==> flow/design.v <==
module alu(
input [31:0] busA,busB,		 
input [3:0]func,		 
output reg[31:0] busC,		 
output [3:0] psr		 
);
wire  neg,zero,ov;		 
wire carry;			 
wire [31:0] addition;		 
wire caover;
assign {caover,addition[30:0]}=busA[30:0]+busB[30:0]; 	 
assign {carry,addition[31]}=busA[31]+busB[31]+caover;	 
assign neg=busC[31];									 
assign ov=caover^carry;									 
assign zero=(busC==0) ? 1 : 0;							 
always@(*)
begin
case(func)
	0:busC=busA&busB;	 
	1:busC=busA|busB;	 
	2:busC=~(busA|busB);	 
	3:busC=addition;	 
	4:busC=busA;		 
	5:busC=busA&busB;	 
	6:busC=busA|busB;	 
	7:busC=~(busA|busB);	 
	8:busC=busA+busB;	 
	9:busC=busA;		 
	10:busC=busA;		 
	11:begin busC[31:13]=19'b0;busC[12:0]=busA[12:0]; end				 
	12:begin busC[12:0]=busA[12:0]; busC[31:13]= (busA[12]==1) ? 19'b1111111111111111111 : 19'b0;end 	 
	13:busC=busA+1'b1;	 
	14:busC=busA+4'b100;	 
	15:busC={busA[31],busA[31],busA[31],busA[31],busA[31],busA[31:5]};		 
	default: busC=busA;
endcase
end
assign psr = {neg,zero,ov,carry};
endmodule
		module barrel_shifter
(
	input [31:0]	data_alu, 	 
	input 		shift_right,		 
	input [4:0]	sa, 	 
	output [31:0]	z 		 
);
wire [31:0] temp_1,temp_2,temp_3,temp_4,temp_5,temp_6,temp_7,temp_8,temp_9,temp_10;
assign temp_1=data_alu<<(16*sa[4]);
assign temp_2=temp_1<<(8*sa[3]);
assign temp_3=temp_2<<(4*sa[2]);
assign temp_4=temp_3<<(2*sa[1]);
assign temp_5=temp_4<<(sa[0]);
assign temp_6=data_alu>>(16*sa[4]);
assign temp_7=temp_6>>(8*sa[3]);
assign temp_8=temp_7>>(4*sa[2]);
assign temp_9=temp_8>>(2*sa[1]);
assign temp_10=temp_9>>(sa[0]);
assign	z= (shift_right==1) ? temp_10 : temp_5;  
endmodule
module control_branch_logic(
input ir13, 
input [3:0] psr, 
input [2:0] cond, 
output reg [1:0] out 
);
parameter Next=2'b00;
parameter Jump=2'b01;
parameter Dec=2'b10;
wire n,z,v,c;
assign {n,z,v,c} = psr;  
always@(*)
	begin
		case(cond)
		0:out=Next;  
		1:if(n==1)
			out=Jump; 
		else
			out=Next;
		2:if(z==1)
			out=Jump; 
		else
			out=Next;
		3:if(v==1)
			out=Jump; 
		else
			out=Next;
		4:if(c==1)
			out=Jump; 
		else
			out=Next;
		5:if(ir13==1)
			out=Jump; 
		else
			out=Next;
		6:out=Jump; 
		7:out=Dec; 
		endcase
	end
endmodule
module control_store (
input rst,
input [10:0]	address,
output reg[40:0] mir 
);
always@(*)
begin
if (rst)
	mir=41'b10000001000000100101010010100000000000000;	
else
begin
	case(address)
0:mir=41'b10000001000000100101010010100000000000000; 
1:mir=41'b00000000000000000000000010111100000000000; 
1152:mir=41'b10010100000000000000100101011011111111111; 
1280:mir=41'b10000001000000001111000010100000000000000; 
1281:mir=41'b10010101001010100001000100000000000000000; 
1282:mir=41'b10000101000010100001000100000000000000000; 
1283:mir=41'b10000001000010100000000100011000000000000; 
1600:mir=41'b00000000000000000000000010110111001000010;
1601:mir=41'b00000010000001000000100001111011111111111;
1602:mir=41'b10010100000000100001000110000000000000000;
1603:mir=41'b00000011000010000000100001111011111111111;
1604:mir=41'b00000000000000000000000010110111001000110;
1605:mir=41'b00000010000001000000100000011011111111111;
1606:mir=41'b10010100000000100001000101100000000000000;
1607:mir=41'b00000011000010000000100000011011111111111;
1608:mir=41'b00000000000000000000000010110111001001010;
1609:mir=41'b00000010000001000000100000111011111111111;
1610:mir=41'b10010100000000100001000101100000000000000;
1611:mir=41'b00000011000010000000100000111011111111111;
1624:mir=41'b00000000000000000000000010110111001011010;
1625:mir=41'b00000010000001000000100001011011111111111;
1626:mir=41'b10010100000000100001000101100000000000000;
1627:mir=41'b00000011000010000000100001011011111111111;
1688:mir=41'b00000000000000000000000010100011010011010;
1689:mir=41'b00000010000001000000100010011011111111111;
1690:mir=41'b10010100000000100001000101100000000000000;
1691:mir=41'b00000011000010000000100010011011111111111;
1760:mir=41'b00000000000000000000000010110111011100010;
1761:mir=41'b00000010000001100000000100011000000000000;
1762:mir=41'b10010100000000100001000110000000000000000;
1763:mir=41'b00000011000010100000000100011000000000000;
1792:mir=41'b00000010000001100001000100010111100000010;
1793:mir=41'b10000101000010000000110010111011111111111;
1794:mir=41'b10010100000000100001000110000000000000000;
1795:mir=41'b00000011000010100001000100011011100000001;
1808:mir=41'b00000010000001100001000100010111100010010;
1809:mir=41'b10010100000000100101000111111000000101000;
40:mir=41'b10010100000000100101000111100000000000000;
41:mir=41'b10010100000000100101000111100000000000000;
42:mir=41'b10010100000000100101000111100000000000000;
43:mir=41'b10010100000000100101000111100000000000000;
44:mir=41'b10000100000001000000001010111011111111111;
1810:mir=41'b10010100000000100001000110000000000000000;
1811:mir=41'b00000011000010100001000100011011100010001;
1088:mir=41'b00000000000000000000000010111000000000010;
1116:mir=41'b00000000000000000000000010111000000000010;
2:mir=41'b10010100000000100001000101000000000000000;
3:mir=41'b10000100000000100001000111100000000000000;
4:mir=41'b10000100000000100001000111100000000000000;
5:mir=41'b10010100000000100101000111100000000000000;
6:mir=41'b10010100000000100101000111100000000000000;
7:mir=41'b10010100000000100101000111100000000000000;
8:mir=41'b10010101001010100101000100010100000001100;
9:mir=41'b10010101001010100101000100010100000001101;
10:mir=41'b10010101001010100101000100001000000001100;
11:mir=41'b00000000000000000000000010111011111111111;
12:mir=41'b10000001000010100000000100011000000000000;
13:mir=41'b10010101001010100101000100010100000010000;
14:mir=41'b00000000000000000000000010110000000001100;
15:mir=41'b00000000000000000000000010111011111111111;
16:mir=41'b00000000000000000000000010110100000010011;
17:mir=41'b00000000000000000000000010100100000001100;
18:mir=41'b00000000000000000000000010111011111111111;
19:mir=41'b00000000000000000000000010101100000001100;
20:mir=41'b00000000000000000000000010111011111111111;
2047:mir=41'b10000000000000100000000111011000000000000;
2046:mir=41'b11111111111111111111111111111111111111111;
default:mir=41'b10000001000000100101010010100000000000000;
endcase
end
	end
endmodule
module csai(
input ack,rst,
input [10:0] actual_addr,
output reg [10:0] next_addr
);
always@(posedge ack)
next_addr <= rst ? 11'd0:actual_addr+11'd1;
endmodule
module decoder(
input[5:0] seleccion,
output reg [37:0] habilitador
);
always@(*)
begin
	case(seleccion)
		0:habilitador=38'b00000000000000000000000000000000000000;
		1:habilitador=38'b00000000000000000000000000000000000010;
		2:habilitador=38'b00000000000000000000000000000000000100;
		3:habilitador=38'b00000000000000000000000000000000001000;
		4:habilitador=38'b00000000000000000000000000000000010000;
		5:habilitador=38'b00000000000000000000000000000000100000;
		6:habilitador=38'b00000000000000000000000000000001000000;
		7:habilitador=38'b00000000000000000000000000000010000000;
		8:habilitador=38'b00000000000000000000000000000100000000;
		9:habilitador=38'b00000000000000000000000000001000000000;
		10:habilitador=38'b00000000000000000000000000010000000000;
		11:habilitador=38'b00000000000000000000000000100000000000;
		12:habilitador=38'b00000000000000000000000001000000000000;
		13:habilitador=38'b00000000000000000000000010000000000000;
		14:habilitador=38'b00000000000000000000000100000000000000;
		15:habilitador=38'b00000000000000000000001000000000000000;
		16:habilitador=38'b00000000000000000000010000000000000000;
		17:habilitador=38'b00000000000000000000100000000000000000;
		18:habilitador=38'b00000000000000000001000000000000000000;
		19:habilitador=38'b00000000000000000010000000000000000000;
		20:habilitador=38'b00000000000000000100000000000000000000;
		21:habilitador=38'b00000000000000001000000000000000000000;
		22:habilitador=38'b00000000000000010000000000000000000000;
		23:habilitador=38'b00000000000000100000000000000000000000;
		24:habilitador=38'b00000000000001000000000000000000000000;
		25:habilitador=38'b00000000000010000000000000000000000000;
		26:habilitador=38'b00000000000100000000000000000000000000;
		27:habilitador=38'b00000000001000000000000000000000000000;
		28:habilitador=38'b00000000010000000000000000000000000000;
		29:habilitador=38'b00000000100000000000000000000000000000;
		30:habilitador=38'b00000001000000000000000000000000000000;
		31:habilitador=38'b00000010000000000000000000000000000000;
		32:habilitador=38'b00000100000000000000000000000000000000;
		33:habilitador=38'b00001000000000000000000000000000000000;
		34:habilitador=38'b00010000000000000000000000000000000000;
		35:habilitador=38'b00100000000000000000000000000000000000;
		36:habilitador=38'b01000000000000000000000000000000000000;
		37:habilitador=38'b10000000000000000000000000000000000000;
		default:habilitador=38'b00000000000000000000000000000000000000;
	endcase
end
endmodule
module m_mir(
input clk,rst,
input [40:0] in_mir, 
output reg [40:0] out_mir 
);
parameter Reset=0; 	 
parameter [40:0] Refresh=1;	 
parameter rst_mir=41'b10000001000000100101010010100000000000000; 
reg rState,sState;	 
	always@(posedge clk)
	if (rst) rState <= Reset;
	else rState <= sState;
	always @ (*)
	case (rState)
	Reset:sState=Refresh;
	Refresh:sState=Refresh; 
	default: sState = Reset;
	endcase
	always@(posedge clk)
	if (rst) out_mir<=rst_mir;
	else
	case(sState)
	Reset:begin out_mir<=rst_mir; end
	Refresh:begin out_mir<=in_mir;end
	default:begin out_mir<=rst_mir;end
	endcase
endmodule
module multiplexor #(
parameter N=4,  
parameter M=8,  
parameter P=2   
)
(
input [P-1:0]selection, 
input[M*N-1:0] datain, 
output [M-1:0] dataout 
);
wire [31:0] temp; 
assign temp= datain>>(M*selection);
assign dataout= temp;
endmodule
module mux_csa(
input [10:0] in_a, in_b, in_c,in_d, 
input [1:0]  select, 
output [10:0] out 
);
assign out=(select==2'b00)?in_a:(select==2'b01)?in_b:(select==2'b10)?in_c:in_d;
endmodule
module mux_instruction_selector #(
	parameter M=6, 
	parameter N=1 
)
(
input [N-1:0]selection,
input [M-2:0] data_1, 
input [M-1:0] data_0,
output [M-1:0] z
);
assign z=(selection==1)? data_1:data_0;
endmodule
module psr(
input ccsignal,n,z,v,c,clk,rst, 
output reg nout,zout,vout,cout
);
parameter [1:0] Reset=2'b00;  
parameter [1:0] Wait=2'b01; 
parameter [1:0] Refresh=2'b10; 
reg [1:0] rState,sState; 
	always@(posedge clk)
	if (rst) rState <= Reset;
	else rState <= sState;
	always @ (*)
	case (rState)
	Reset: sState= (!rst) ? Wait:Reset ;
	Wait:begin sState= (rst) ? Reset:(!ccsignal) ? Refresh: Wait; end
	Refresh:begin sState= rst ? Reset : ccsignal ? Wait : Refresh; end
	default: sState = Reset;
	endcase
	always@(posedge clk)
	if (rst) begin nout<=0;vout<=0;zout<=0;cout<=0;end
	else
	case(sState)
	Reset:begin nout<=0;vout<=0;zout<=0;cout<=0;end
	Wait:begin nout<=nout;vout<=vout;zout<=zout;cout<=cout;end
	Refresh:begin nout<=n;vout<=v;zout<=z;cout<=c;end
	default:begin nout<=nout;vout<=vout;zout<=zout;cout<=cout;end
	endcase
endmodule
module registro (
	input clk,writer,rst,
	input [31:0] datain,
	output [31:0] dataout
);
reg [31:0] datareg;
	assign dataout=datareg;
always@(posedge clk)
begin
	if(rst)
	 datareg<=0;
	else if(writer)
	 datareg<=datain;
end
endmodule
module shifter
(
	input[31:0]	data_alu,
	input[4:0]	bus_b,
	input[3:0]	func,
	output [31:0]z	
);
wire [4:0] w_sa;
wire w_shift_right;
shifter_control sc(
.func(func),
.bus_b(bus_b[4:0]),
.shift_right(w_shift_right),
.sa(w_sa)
);
barrel_shifter bs(
.data_alu(data_alu),
.shift_right(w_shift_right),
.sa(w_sa),
.z(z)
);
endmodule
module shifter_control 
(
	input [3:0]	func,  
	input [4:0]	bus_b,  
	output reg	shift_right,  
	output reg[4:0] sa  
);
always@(*)
begin
	case(func)
	4: 	 begin shift_right=1'b1; sa=bus_b; end 
	9: 	 begin shift_right=1'b0; sa=2; end 
	10:	 begin shift_right=1'b0; sa=10; end 
	default: begin shift_right=1'b0; sa=0; end 
	endcase
end
endmodule
module control_section(
input clk,rst,
input [31:0] ir,
input [3:0] w_psr,  
output [40:0]mir
);
wire [40:0] w_mir,w_mir_in;
wire [10:0] w_ir_addr;
wire [10:0] 
	    w_next_addr, 
	    w_cs_addr; 
wire w_ir13;  
wire [2:0] w_cond;  
wire [1:0] w_sel_csa;  
assign w_ir13=ir[13];
assign w_cond=w_mir[13:11];
assign w_ir_addr={1'b1,ir[31:30],ir[24:19],2'b00};
assign mir=w_mir;
csai csai(
.actual_addr(w_cs_addr),
.ack(clk),
.rst(rst),
.next_addr(w_next_addr)
);
control_branch_logic cbl(
.ir13(w_ir13),
.psr(w_psr),
.cond(w_cond),
.out(w_sel_csa)
);
mux_csa csa_m(
.select(w_sel_csa),
.in_a(w_next_addr),
.in_b(w_mir[10:0]),
.in_c(w_ir_addr),
.in_d(0),
.out(w_cs_addr)
);
control_store cs(
.rst(rst),
.mir(w_mir_in),
.address(w_cs_addr)
);
m_mir mmir(
.in_mir(w_mir_in),
.clk(clk),
.rst(rst),
.out_mir(w_mir)
);
endmodule
module datapath #(
parameter R=16  
)
(
input clk,rst,
input [40:0] mir,
input [31:0] data_MM,  
output [31:0]	w_ir,
		busA,
		busB,
output [7:0] data,
output [3:0] w_psr
);
wire [5:0]	w_mux_a,    
		w_mux_b,    
		w_dec_c;    
wire [3:0]	w_flags;      
wire [31:0]	w_bus_a,
		w_data_alu,
		w_data_shifter,
		w_bus_b,
		w_bus_c;      
wire [37:0]		w_writer;   
wire [(32*(R+6)-1):0] 	w_data_reg;  
wire [31:0]		w_data_ir;   
wire [4:0]		w_auxiliar_a,
			w_auxiliar_b; 
assign w_data_reg[(R+6)*32-1:(R+5)*32]=w_data_ir;
assign w_ir=w_data_ir;
assign busA = w_bus_a;
assign busB = w_bus_b;
assign w_data_reg[31:0] = 0;
	registro reg_1(
		.rst(rst),			
		.clk(clk),
		.writer(w_writer[1]),
		.datain(w_bus_c),
		.dataout(w_data_reg[32*(2)-1:32*(1)])
		);
	registro reg_2(
		.rst(rst),			
		.clk(clk),
		.writer(w_writer[2]),
		.datain(w_bus_c),
		.dataout(w_data_reg[32*(3)-1:32*(2)])
		);
	registro reg_3(
		.rst(rst),			
		.clk(clk),
		.writer(w_writer[3]),
		.datain(w_bus_c),
		.dataout(w_data_reg[32*(4)-1:32*(3)])
		);
	registro reg_4(
		.rst(rst),			
		.clk(clk),
		.writer(w_writer[4]),
		.datain(w_bus_c),
		.dataout(w_data_reg[32*(5)-1:32*(4)])
		);
	registro reg_5(
		.rst(rst),			
		.clk(clk),
		.writer(w_writer[5]),
		.datain(w_bus_c),
		.dataout(w_data_reg[32*(6)-1:32*(5)])
		);
	registro reg_6(
		.rst(rst),			
		.clk(clk),
		.writer(w_writer[6]),
		.datain(w_bus_c),
		.dataout(w_data_reg[32*(7)-1:32*(6)])
		);
	registro reg_7(
		.rst(rst),			
		.clk(clk),
		.writer(w_writer[7]),
		.datain(w_bus_c),
		.dataout(w_data_reg[32*(8)-1:32*(7)])
		);
	registro reg_8(
		.rst(rst),			
		.clk(clk),
		.writer(w_writer[8]),
		.datain(w_bus_c),
		.dataout(w_data_reg[32*(9)-1:32*(8)])
		);
	registro reg_9(
		.rst(rst),			
		.clk(clk),
		.writer(w_writer[9]),
		.datain(w_bus_c),
		.dataout(w_data_reg[32*(10)-1:32*(9)])
		);
	registro reg_10(
		.rst(rst),			
		.clk(clk),
		.writer(w_writer[10]),
		.datain(w_bus_c),
		.dataout(w_data_reg[32*(11)-1:32*(10)])
		);
	registro reg_11(
		.rst(rst),			
		.clk(clk),
		.writer(w_writer[11]),
		.datain(w_bus_c),
		.dataout(w_data_reg[32*(12)-1:32*(11)])
		);
	registro reg_12(
		.rst(rst),			
		.clk(clk),
		.writer(w_writer[12]),
		.datain(w_bus_c),
		.dataout(w_data_reg[32*(13)-1:32*(12)])
		);
	registro reg_13(
		.rst(rst),			
		.clk(clk),
		.writer(w_writer[13]),
		.datain(w_bus_c),
		.dataout(w_data_reg[32*(14)-1:32*(13)])
		);
	registro reg_14(
		.rst(rst),			
		.clk(clk),
		.writer(w_writer[14]),
		.datain(w_bus_c),
		.dataout(w_data_reg[32*(15)-1:32*(14)])
		);
	registro reg_15(
		.rst(rst),			
		.clk(clk),
		.writer(w_writer[15]),
		.datain(w_bus_c),
		.dataout(w_data_reg[32*(16)-1:32*(15)])
		);
	registro pc(
		.rst(rst),
		.clk(clk),
		.writer(w_writer[R+16]),
		.datain(w_bus_c),
		.dataout(w_data_reg[32*(R+1)-1:32*(R)])
		);
	registro temp_0(
		.rst(rst),
		.clk(clk),
		.writer(w_writer[R+1+16]),
		.datain(w_bus_c),
		.dataout(w_data_reg[32*(R+2)-1:32*(R+1)])
		);
	registro temp_1(
		.rst(rst),
		.clk(clk),
		.writer(w_writer[R+2+16]),
		.datain(w_bus_c),
		.dataout(w_data_reg[32*(R+3)-1:32*(R+2)])
		);
	registro temp_2(
		.rst(rst),
		.clk(clk),
		.writer(w_writer[R+3+16]),
		.datain(w_bus_c),
		.dataout(w_data_reg[32*(R+4)-1:32*(R+3)])
		);
	registro temp_3(
		.rst(rst),
		.clk(clk),
		.writer(w_writer[R+4+16]),
		.datain(w_bus_c),
		.dataout(w_data_reg[32*(R+5)-1:32*(R+4)])
		);
	registro ir(
		.rst(rst),	
		.clk(clk),
		.writer(w_writer[R+5+16]),
		.datain(w_bus_c),
		.dataout(w_data_ir)
		);
	mux_instruction_selector #(.M(6)) mux_is_a(
		.selection(mir[34]),
		.data_0(mir[40:35]), 
		.data_1(w_data_ir[18:14]),  
		.z(w_mux_a)
	);
	mux_instruction_selector #(.M(6)) mux_is_b(
		.selection(mir[27]),
		.data_0(mir[33:28]),
		.data_1(w_data_ir[4:0]),  
		.z(w_mux_b)
	);
	mux_instruction_selector #(.M(6)) mux_is_c(
		.selection(mir[20]),
		.data_0(mir[26:21]),
		.data_1(w_data_ir[29:25]),  
		.z(w_dec_c)
	);
	assign w_auxiliar_a = (w_mux_a<16) ? w_mux_a : w_mux_a-6'b010000;
	assign w_auxiliar_b = (w_mux_b<16) ? w_mux_b : w_mux_b-6'b010000;
	multiplexor #(
		.N(22),  
		.M(32),  
		.P(5)    
		)
	selectionA(
		.selection(w_auxiliar_a),
		.datain(w_data_reg),
		.dataout(w_bus_a)
		);
	multiplexor #(
		.N(22),  
		.M(32),  
		.P(5)    
		)
	selectionB(
		.selection(w_auxiliar_b),
		.datain(w_data_reg),
		.dataout(w_bus_b)
		);
	multiplexor #(
		.N(2),  
		.M(32),  
		.P(1)    
		)
	selectionC(
		.selection(mir[19]),
		.datain({data_MM,w_data_shifter}),
		.dataout(w_bus_c)
		);
	decoder dec_c(
		.seleccion(w_dec_c),
		.habilitador(w_writer)
		);
	alu alu_1(
		.busA(w_bus_a),
		.busB(w_bus_b), 
		.func(mir[17:14]), 
		.busC(w_data_alu), 
		.psr(w_flags) 
		);
	psr psr(
		.clk(clk),
		.rst(rst),
		.ccsignal(mir[17]|mir[16]),
		.n(w_flags[3]),
		.z(w_flags[2]),
		.v(w_flags[1]),
		.c(w_flags[0]),
		.nout(w_psr[3]),
		.zout(w_psr[2]),
		.vout(w_psr[1]),
		.cout(w_psr[0])
		);
	shifter shift(
	.data_alu(w_data_alu),
	.bus_b(w_bus_b[4:0]),
	.func(mir[17:14]),
	.z(w_data_shifter)
	);
assign data=w_data_reg[32*(3)+7:32*(3)];
endmodule
module arc_core (
	input         clk,
	input         rst,         
	input  [31:0] mem_rdata,   
	output [31:0] mem_addr,    
	output [31:0] mem_wdata,   
	output        mem_rd,
	output        mem_wr
);
wire [31:0] w_ir;
wire [40:0] w_mir;
wire [3:0]  w_psr;
wire [31:0] w_bus_a, w_bus_b;
wire [7:0]  w_data_unused;
	control_section cs(
		.rst(rst),
		.clk(clk),
		.ir(w_ir),
		.w_psr(w_psr),
		.mir(w_mir)
		);
	datapath dapa (
		.rst(rst),
		.clk(clk),
		.mir(w_mir),
		.data_MM(mem_rdata),
		.w_psr(w_psr),
		.w_ir(w_ir),
		.busA(w_bus_a),
		.busB(w_bus_b),
		.data(w_data_unused)
		);
assign mem_addr  = w_bus_a;
assign mem_wdata = w_bus_b;
assign mem_rd    = w_mir[19];
assign mem_wr    = w_mir[18];
endmodule
Reports on arc_core
What the tools print for arc_core, step after step.
Lines are those of the file above, counted from 1.
Operators carry their Yosys type and port widths (W data, S select, Z words).
Not given: --
Design
  design top: arc_core
  clock port: clk
  standard-cell library: sky130hd
  library corner: tt_025C_1v80

Word level
Counts by Yosys on the flattened word-level netlist (proc, flatten, opt, wreduce; memories kept). Register bits leave out memories and registers merged into their read ports (data or address). Print and check cells are left out. Cells with the same type and inputs are merged into one.
Memory sizes are those after Yosys's memory passes, which may raise the word count (mostly to a power of two), join words into wider ones and drop unused or constant bits.
Bit counts
  memories kept: 1
  output and inout port bits: 66
  ROM bits: 2368
  register bits after elaboration: 730
  cells after elaboration: 201
  input port bits: 34
Memories
  (name not given): depth 64, width 37, read ports 1, wr ports 0, RTL line 198  | case(seleccion)
Cells by class
  mux-type cells: 30
  add/subtract/negate cells: 9
  equality and inequality tests: 93
  bitwise logic cells: 5
  shift operators: 13
  reductions and logical operators: 20
  magnitude comparators: 2
Operator list (count)
  $pmux W41 S48: 1
  $shr A704 B10 Y32: 2
  $eq A11 B11 Y1 const B: 41
  $pmux W19 S11: 1
  $pmux W13 S9: 1
  $eq A11 B4 Y1 const B: 8
  $shr A64 B6 Y32: 1
  $eq A11 B5 Y1 const B: 5
  $eq A11 B6 Y1 const B: 5
  $eq A11 B3 Y1 const B: 4
  $mux W11: 3
  $add A31 B31 Y32: 1
  $add A32 B1 Y32 const B: 1
  $shl A32 B1 Y32: 1
  $shr A32 B1 Y32: 1
  $shl A32 B2 Y32: 1
  $shr A32 B2 Y32: 1
  $add A32 B3 Y32 const B: 1
  $shl A32 B3 Y32: 1
  $shr A32 B3 Y32: 1
  $add A32 B32 Y32: 1
  $and A32 B32 Y32: 1
  $or A32 B32 Y32: 1
  $shl A32 B4 Y32: 1
  $shr A32 B4 Y32: 1
  $shl A32 B5 Y32: 1
  $shr A32 B5 Y32: 1
  $not A32 Y32: 1
Not listed: further kinds 38, cells in them 83.

Logic depth
Longest topological path by Yosys (ltp), each cell counted once; first at word level (registers and memories cut), then after technology mapping (sequential cells cut; the memories' decode and read muxes count).
Logic depth
  depth in word-level cells: 14
  ABC_AREA: 0
  mapped depth: 38
  gate-level depth less buffers: 29

Netlist
The flow's flattened synthesis, as Yosys stat reports it; memories are mapped. The netlist is that of the ABC_AREA named above (0 if unset); the other value can give another one.
The area totals of this step are shown rounded.
Mapped netlist
  cell count: 5876
  area of sequential cells: 13600 um2
  buffer cells: 538
  flip-flops: 681
  chip area (Yosys): 44600 um2
Cells by type
  sky130_fd_sc_hd__dfxtp_1: count 681, area in all 1.36E+04 um2
  sky130_fd_sc_hd__nand3_1: count 837, area in all 4.19E+03 um2
  sky130_fd_sc_hd__nand2_1: count 914, area in all 3430.79 um2
  sky130_fd_sc_hd__o21ai_0: count 448, area in all 2242.15 um2
  sky130_fd_sc_hd__mux2i_1: count 216, area in all 2.16E+03 um2
  sky130_fd_sc_hd__clkbuf_1: count 352, area in all 1.32E+03 um2
  sky130_fd_sc_hd__a21oi_1: count 215, area in all 1.08E+03 um2
  sky130_fd_sc_hd__o31ai_1: count 129, area in all 968.429 um2
  sky130_fd_sc_hd__nor2_1: count 239, area in all 897.11 um2
  sky130_fd_sc_hd__ha_1: count 70, area in all 875.84 um2
  sky130_fd_sc_hd__a21o_1: count 110, area in all 825.792 um2
  sky130_fd_sc_hd__o21ai_1: count 140, area in all 700.672 um2
  sky130_fd_sc_hd__and3_1: count 110, area in all 688.16 um2
  sky130_fd_sc_hd__mux4_2: count 24, area in all 540.518 um2
  sky130_fd_sc_hd__a211oi_1: count 67, area in all 502.982 um2
  sky130_fd_sc_hd__a221oi_1: count 55, area in all 481.712 um2
  sky130_fd_sc_hd__buf_2: count 81, area in all 405.389 um2
  sky130_fd_sc_hd__o211ai_1: count 54, area in all 405.389 um2
Other cell types: 122; their cells: 1134.
The figures by module come from a second, unflattened synthesis with its own total; it is not the netlist above.
Unflattened totals
  cells (unflattened synthesis): 5124
  area (unflattened synthesis): 50600 um2
Each row is one instance without its submodules.
By module
  registro: cells 103, seq. area 641 um2, instances 21, area 1160 um2
  multiplexor: cells 511, seq. area 0.0 um2, instances 2, area 5890 um2
  alu: cells 853, seq. area 0.0 um2, instances 1, area 5510 um2
  barrel_shifter: cells 469, seq. area 0.0 um2, instances 1, area 3530 um2
  control_store: cells 311, seq. area 0.0 um2, instances 1, area 2010 um2
  m_mir: cells 86, seq. area 821 um2, instances 1, area 1100 um2
  multiplexor: cells 36, seq. area 0.0 um2, instances 1, area 544 um2
  csai: cells 48, seq. area 220 um2, instances 1, area 455 um2
  decoder: cells 61, seq. area 0.0 um2, instances 1, area 332 um2
  mux_csa: cells 13, seq. area 0.0 um2, instances 1, area 268 um2
  psr: cells 19, seq. area 140 um2, instances 1, area 234 um2
  mux_instruction_selector #(M=6): cells 6, seq. area 0.0 um2, instances 3, area 65.1 um2
  shifter_control: cells 10, seq. area 0.0 um2, instances 1, area 96.3 um2
  control_branch_logic: cells 9, seq. area 0.0 um2, instances 1, area 60.1 um2
Further modules, not shown: 4.

Timing after synthesis
Path of least setup slack by OpenSTA after synthesis, without wires, with an ideal clock, recovery checks aside; 20% of the period is set as input and as output delay. Where synthesis merged equal registers, the netlist keeps one of their names.
Path post-synthesis
  kind: reg-to-reg
  start: register cs.mmir.out_mir[39]
  end: register dapa.reg_9.datareg[17]
  launch time at the first pin: 0.000 ns
  stages: 36
  clock period: 12.0 ns
  data arrival time: 7.928 ns
  buffers on the path: 9
  path slack: 3.945 ns
  delay of the path: 8.055 ns
  setup time: 0.127 ns
  data required time: 11.873 ns
  synthesis period reached: 8.055 ns
"delay of the path" is the arrival time less input delay plus setup time.
"stages" counts driving pins, that of a launching flip-flop among them; a cell with two outputs on the path counts twice.
"synthesis period reached" is the clock period less the worst setup slack; recovery checks do not enter. This is arithmetic on one report: input and output delays are still those of the set period (20% each).
A register here has more assigning lines than the two given.
Between the ends, post-synthesis
  cells stage by stage: sky130_fd_sc_hd__dfxtp_1 sky130_fd_sc_hd__buf_2 sky130_fd_sc_hd__buf_4 sky130_fd_sc_hd__buf_2 sky130_fd_sc_hd__mux2_2 sky130_fd_sc_hd__buf_4 sky130_fd_sc_hd__clkbuf_1 sky130_fd_sc_hd__buf_1 sky130_fd_sc_hd__buf_1 sky130_fd_sc_hd__buf_1 sky130_fd_sc_hd__nand2_1 sky130_fd_sc_hd__nand3_1 sky130_fd_sc_hd__a21oi_1 sky130_fd_sc_hd__o41ai_1 sky130_fd_sc_hd__ha_1 sky130_fd_sc_hd__nand3_1 sky130_fd_sc_hd__nand4b_1 sky130_fd_sc_hd__a211o_1 sky130_fd_sc_hd__a21oi_1 sky130_fd_sc_hd__o211ai_1 sky130_fd_sc_hd__a21boi_0 sky130_fd_sc_hd__o21a_1 sky130_fd_sc_hd__nor2_1 sky130_fd_sc_hd__fa_1 sky130_fd_sc_hd__o221a_2 sky130_fd_sc_hd__nand2_1 sky130_fd_sc_hd__a211oi_1 sky130_fd_sc_hd__a32oi_1 sky130_fd_sc_hd__o31ai_1 sky130_fd_sc_hd__mux2i_4 sky130_fd_sc_hd__mux2i_2 sky130_fd_sc_hd__o22ai_1 sky130_fd_sc_hd__o21bai_1 sky130_fd_sc_hd__a311oi_2 sky130_fd_sc_hd__buf_2 sky130_fd_sc_hd__o21ai_0
Ends and longest elaborated chain, post-synthesis
  start: declaration: RTL line 244  | output reg [40:0] out_mir
  start: assignment: RTL line 260  | if (rst) out_mir<=rst_mir;
  start: assignment: RTL line 263  | Reset:begin out_mir<=rst_mir; end
  end: assignment: RTL line 339  | datareg<=0;
  end: assignment: RTL line 341  | datareg<=datain;
  end: declaration: RTL line 334  | reg [31:0] datareg;
No chain of elaborated cells between the ends is given.
Nets of the timed path that keep an RTL name, with a line that drives or declares them; the list need not be complete.
Nets with RTL names, path post-synthesis
  mem_wdata[10]: RTL line 279  | assign temp= datain>>(M*selection);

Worst path after layout
From the final timing report of job 1: the path of least setup slack in the routed layout; clock arrival at registers is part of the times.
Path post-layout
  kind: reg-to-reg
  start: register cs.mmir.out_mir[27]
  end: register dapa.reg_1.datareg[26]
  path slack: 1.06 ns
  data arrival time: 11.51 ns
  launch time at the first pin: 0.64 ns
  buffers on the path: 1
  clock period: 12.0 ns
  data required time: 12.56 ns
  stages: 30
  setup time: 0.09 ns
A register here has more assigning lines than the two given.
Between the ends, post-layout
  cells stage by stage: sky130_fd_sc_hd__dfxtp_1 sky130_fd_sc_hd__mux2i_4 sky130_fd_sc_hd__buf_12 sky130_fd_sc_hd__mux4_2 sky130_fd_sc_hd__and3_1 sky130_fd_sc_hd__nor4_1 sky130_fd_sc_hd__nor3_1 sky130_fd_sc_hd__inv_1 sky130_fd_sc_hd__ha_1 sky130_fd_sc_hd__o21ai_0 sky130_fd_sc_hd__o21ai_0 sky130_fd_sc_hd__nand4b_1 sky130_fd_sc_hd__a211o_1 sky130_fd_sc_hd__a21oi_1 sky130_fd_sc_hd__o211ai_1 sky130_fd_sc_hd__a21boi_0 sky130_fd_sc_hd__o21a_1 sky130_fd_sc_hd__nor2_1 sky130_fd_sc_hd__fa_1 sky130_fd_sc_hd__o221a_2 sky130_fd_sc_hd__nand2_1 sky130_fd_sc_hd__a211oi_1 sky130_fd_sc_hd__a32oi_1 sky130_fd_sc_hd__o31ai_1 sky130_fd_sc_hd__mux2i_4 sky130_fd_sc_hd__mux2i_2 sky130_fd_sc_hd__o22ai_1 sky130_fd_sc_hd__a211oi_1 sky130_fd_sc_hd__a211o_1 sky130_fd_sc_hd__o21ai_0
Ends and longest elaborated chain, post-layout
  start: declaration: RTL line 244  | output reg [40:0] out_mir
  start: assignment: RTL line 260  | if (rst) out_mir<=rst_mir;
  start: assignment: RTL line 263  | Reset:begin out_mir<=rst_mir; end
  end: assignment: RTL line 339  | datareg<=0;
  end: assignment: RTL line 341  | datareg<=datain;
  end: declaration: RTL line 334  | reg [31:0] datareg;
No chain of elaborated cells between the ends is given.

==> runs of arc_core <==
Measured data: module arc_core, platform sky130hd, 6 stored runs of the flow under differing settings, order arbitrary. Input and output delays are each 20% of the period that was set; the output load is 0.01 pF.
"clock period reached" is the run's clock period less its worst setup slack. It is reckoned from that one timing run; input and output delays stay at 20% of the period that was set.
"critical setup path time": the worst setup path's part of the clock period (all of it between registers, 20% less for each end at a port) less its slack. A launch clock that arrives late makes it longer, a capture clock that arrives late makes it shorter.
"total design power" is the tool's figure for a default switching activity; nothing was simulated.
The measured numbers are rounded.

==> job 1: settings <==
{ "CORE_UTILIZATION": 40, "period_ns": 12.0, "CAP_MARGIN": 20, "CORE_MARGIN": 2, "SLEW_MARGIN": 20 }
==> job 1: results <==
chip area after synthesis (Yosys): 44600 um2
total die area: 114000 um2
standard-cell area after layout: 49600 um2
utilization in the final report: 44.8 %
smallest setup slack: 1.06 ns
final setup TNS: 0.000 ns
post-route worst hold slack: 0.462 ns
total design power: 7120 µW
clock period reached: 10.944 ns
critical setup path time: 10.94 ns
kind of the worst setup path: reg-to-reg

==> job 2: settings <==
{ "ABC_AREA": 1, "CORE_UTILIZATION": 31, "CTS_CLUSTER_DIAMETER": 49, "GPL_ROUTABILITY_DRIVEN": 1, "GPL_TIMING_DRIVEN": 0, "period_ns": 10.0, "CAP_MARGIN": 20, "CORE_MARGIN": 2, "SLEW_MARGIN": 20 }
==> job 2: results <==
chip area after synthesis (Yosys): 48100 um2
total die area: 158000 um2
standard-cell area after layout: 56700 um2
utilization in the final report: 36.8 %
smallest setup slack: -0.256 ns
final setup TNS: -17.9 ns
post-route worst hold slack: 0.436 ns
total design power: 11100 µW
clock period reached: 10.256 ns
critical setup path time: 10.26 ns
kind of the worst setup path: reg-to-reg

==> job 3: settings <==
{ "ABC_AREA": 1, "CAP_MARGIN": 0, "CELL_PAD_IN_SITES_DETAIL_PLACEMENT": 0, "CELL_PAD_IN_SITES_GLOBAL_PLACEMENT": 3, "CORE_ASPECT_RATIO": 0.78, "CTS_CLUSTER_DIAMETER": 338, "CTS_CLUSTER_SIZE": 64, "GPL_ROUTABILITY_DRIVEN": 0, "GPL_TIMING_DRIVEN": 0, "MIN_ROUTING_LAYER": "met2", "PLACE_DENSITY_LB_ADDON": 0.14, "SETUP_SLACK_MARGIN": 3.36, "TNS_END_PERCENT": 15, "period_ns": 12.0, "CORE_MARGIN": 2, "CORE_UTILIZATION": 40, "SLEW_MARGIN": 20 }
==> job 3: results <==
incomplete, placement halted on FLW-0024

==> job 4: settings <==
{ "ABC_AREA": 1, "CAP_MARGIN": 25, "CELL_PAD_IN_SITES_GLOBAL_PLACEMENT": 1, "CORE_ASPECT_RATIO": 0.79, "CORE_MARGIN": 3, "CORE_UTILIZATION": 60, "CTS_CLUSTER_DIAMETER": 388, "GPL_ROUTABILITY_DRIVEN": 0, "GPL_TIMING_DRIVEN": 0, "MIN_ROUTING_LAYER": "met2", "SLEW_MARGIN": 10, "period_ns": 10.6 }
==> job 4: results <==
incomplete, placement halted on GPL-0301

==> job 5: settings <==
{ "CORE_UTILIZATION": 40, "SETUP_SLACK_MARGIN": 3.03, "period_ns": 11.3, "CAP_MARGIN": 20, "CORE_MARGIN": 2, "SLEW_MARGIN": 20 }
==> job 5: results <==
chip area after synthesis (Yosys): 44600 um2
total die area: 114000 um2
standard-cell area after layout: 50800 um2
utilization in the final report: 45.9 %
smallest setup slack: 2.94 ns
final setup TNS: 0.000 ns
post-route worst hold slack: 0.468 ns
total design power: 7650 µW
clock period reached: 8.360 ns
critical setup path time: 8.36 ns
kind of the worst setup path: reg-to-reg

==> job 6: settings <==
{ "ABC_AREA": 1, "CAP_MARGIN": 40, "CELL_PAD_IN_SITES_DETAIL_PLACEMENT": 1, "CELL_PAD_IN_SITES_GLOBAL_PLACEMENT": 2, "CORE_ASPECT_RATIO": 0.79, "CORE_MARGIN": 3, "CORE_UTILIZATION": 60, "CTS_CLUSTER_DIAMETER": 388, "GPL_ROUTABILITY_DRIVEN": 1, "GPL_TIMING_DRIVEN": 0, "MIN_ROUTING_LAYER": "met1", "PLACE_DENSITY_LB_ADDON": 0.29, "SETUP_SLACK_MARGIN": -0.51, "SLEW_MARGIN": 10, "period_ns": 11.9 }
==> job 6: results <==
incomplete, placement halted on FLW-0024
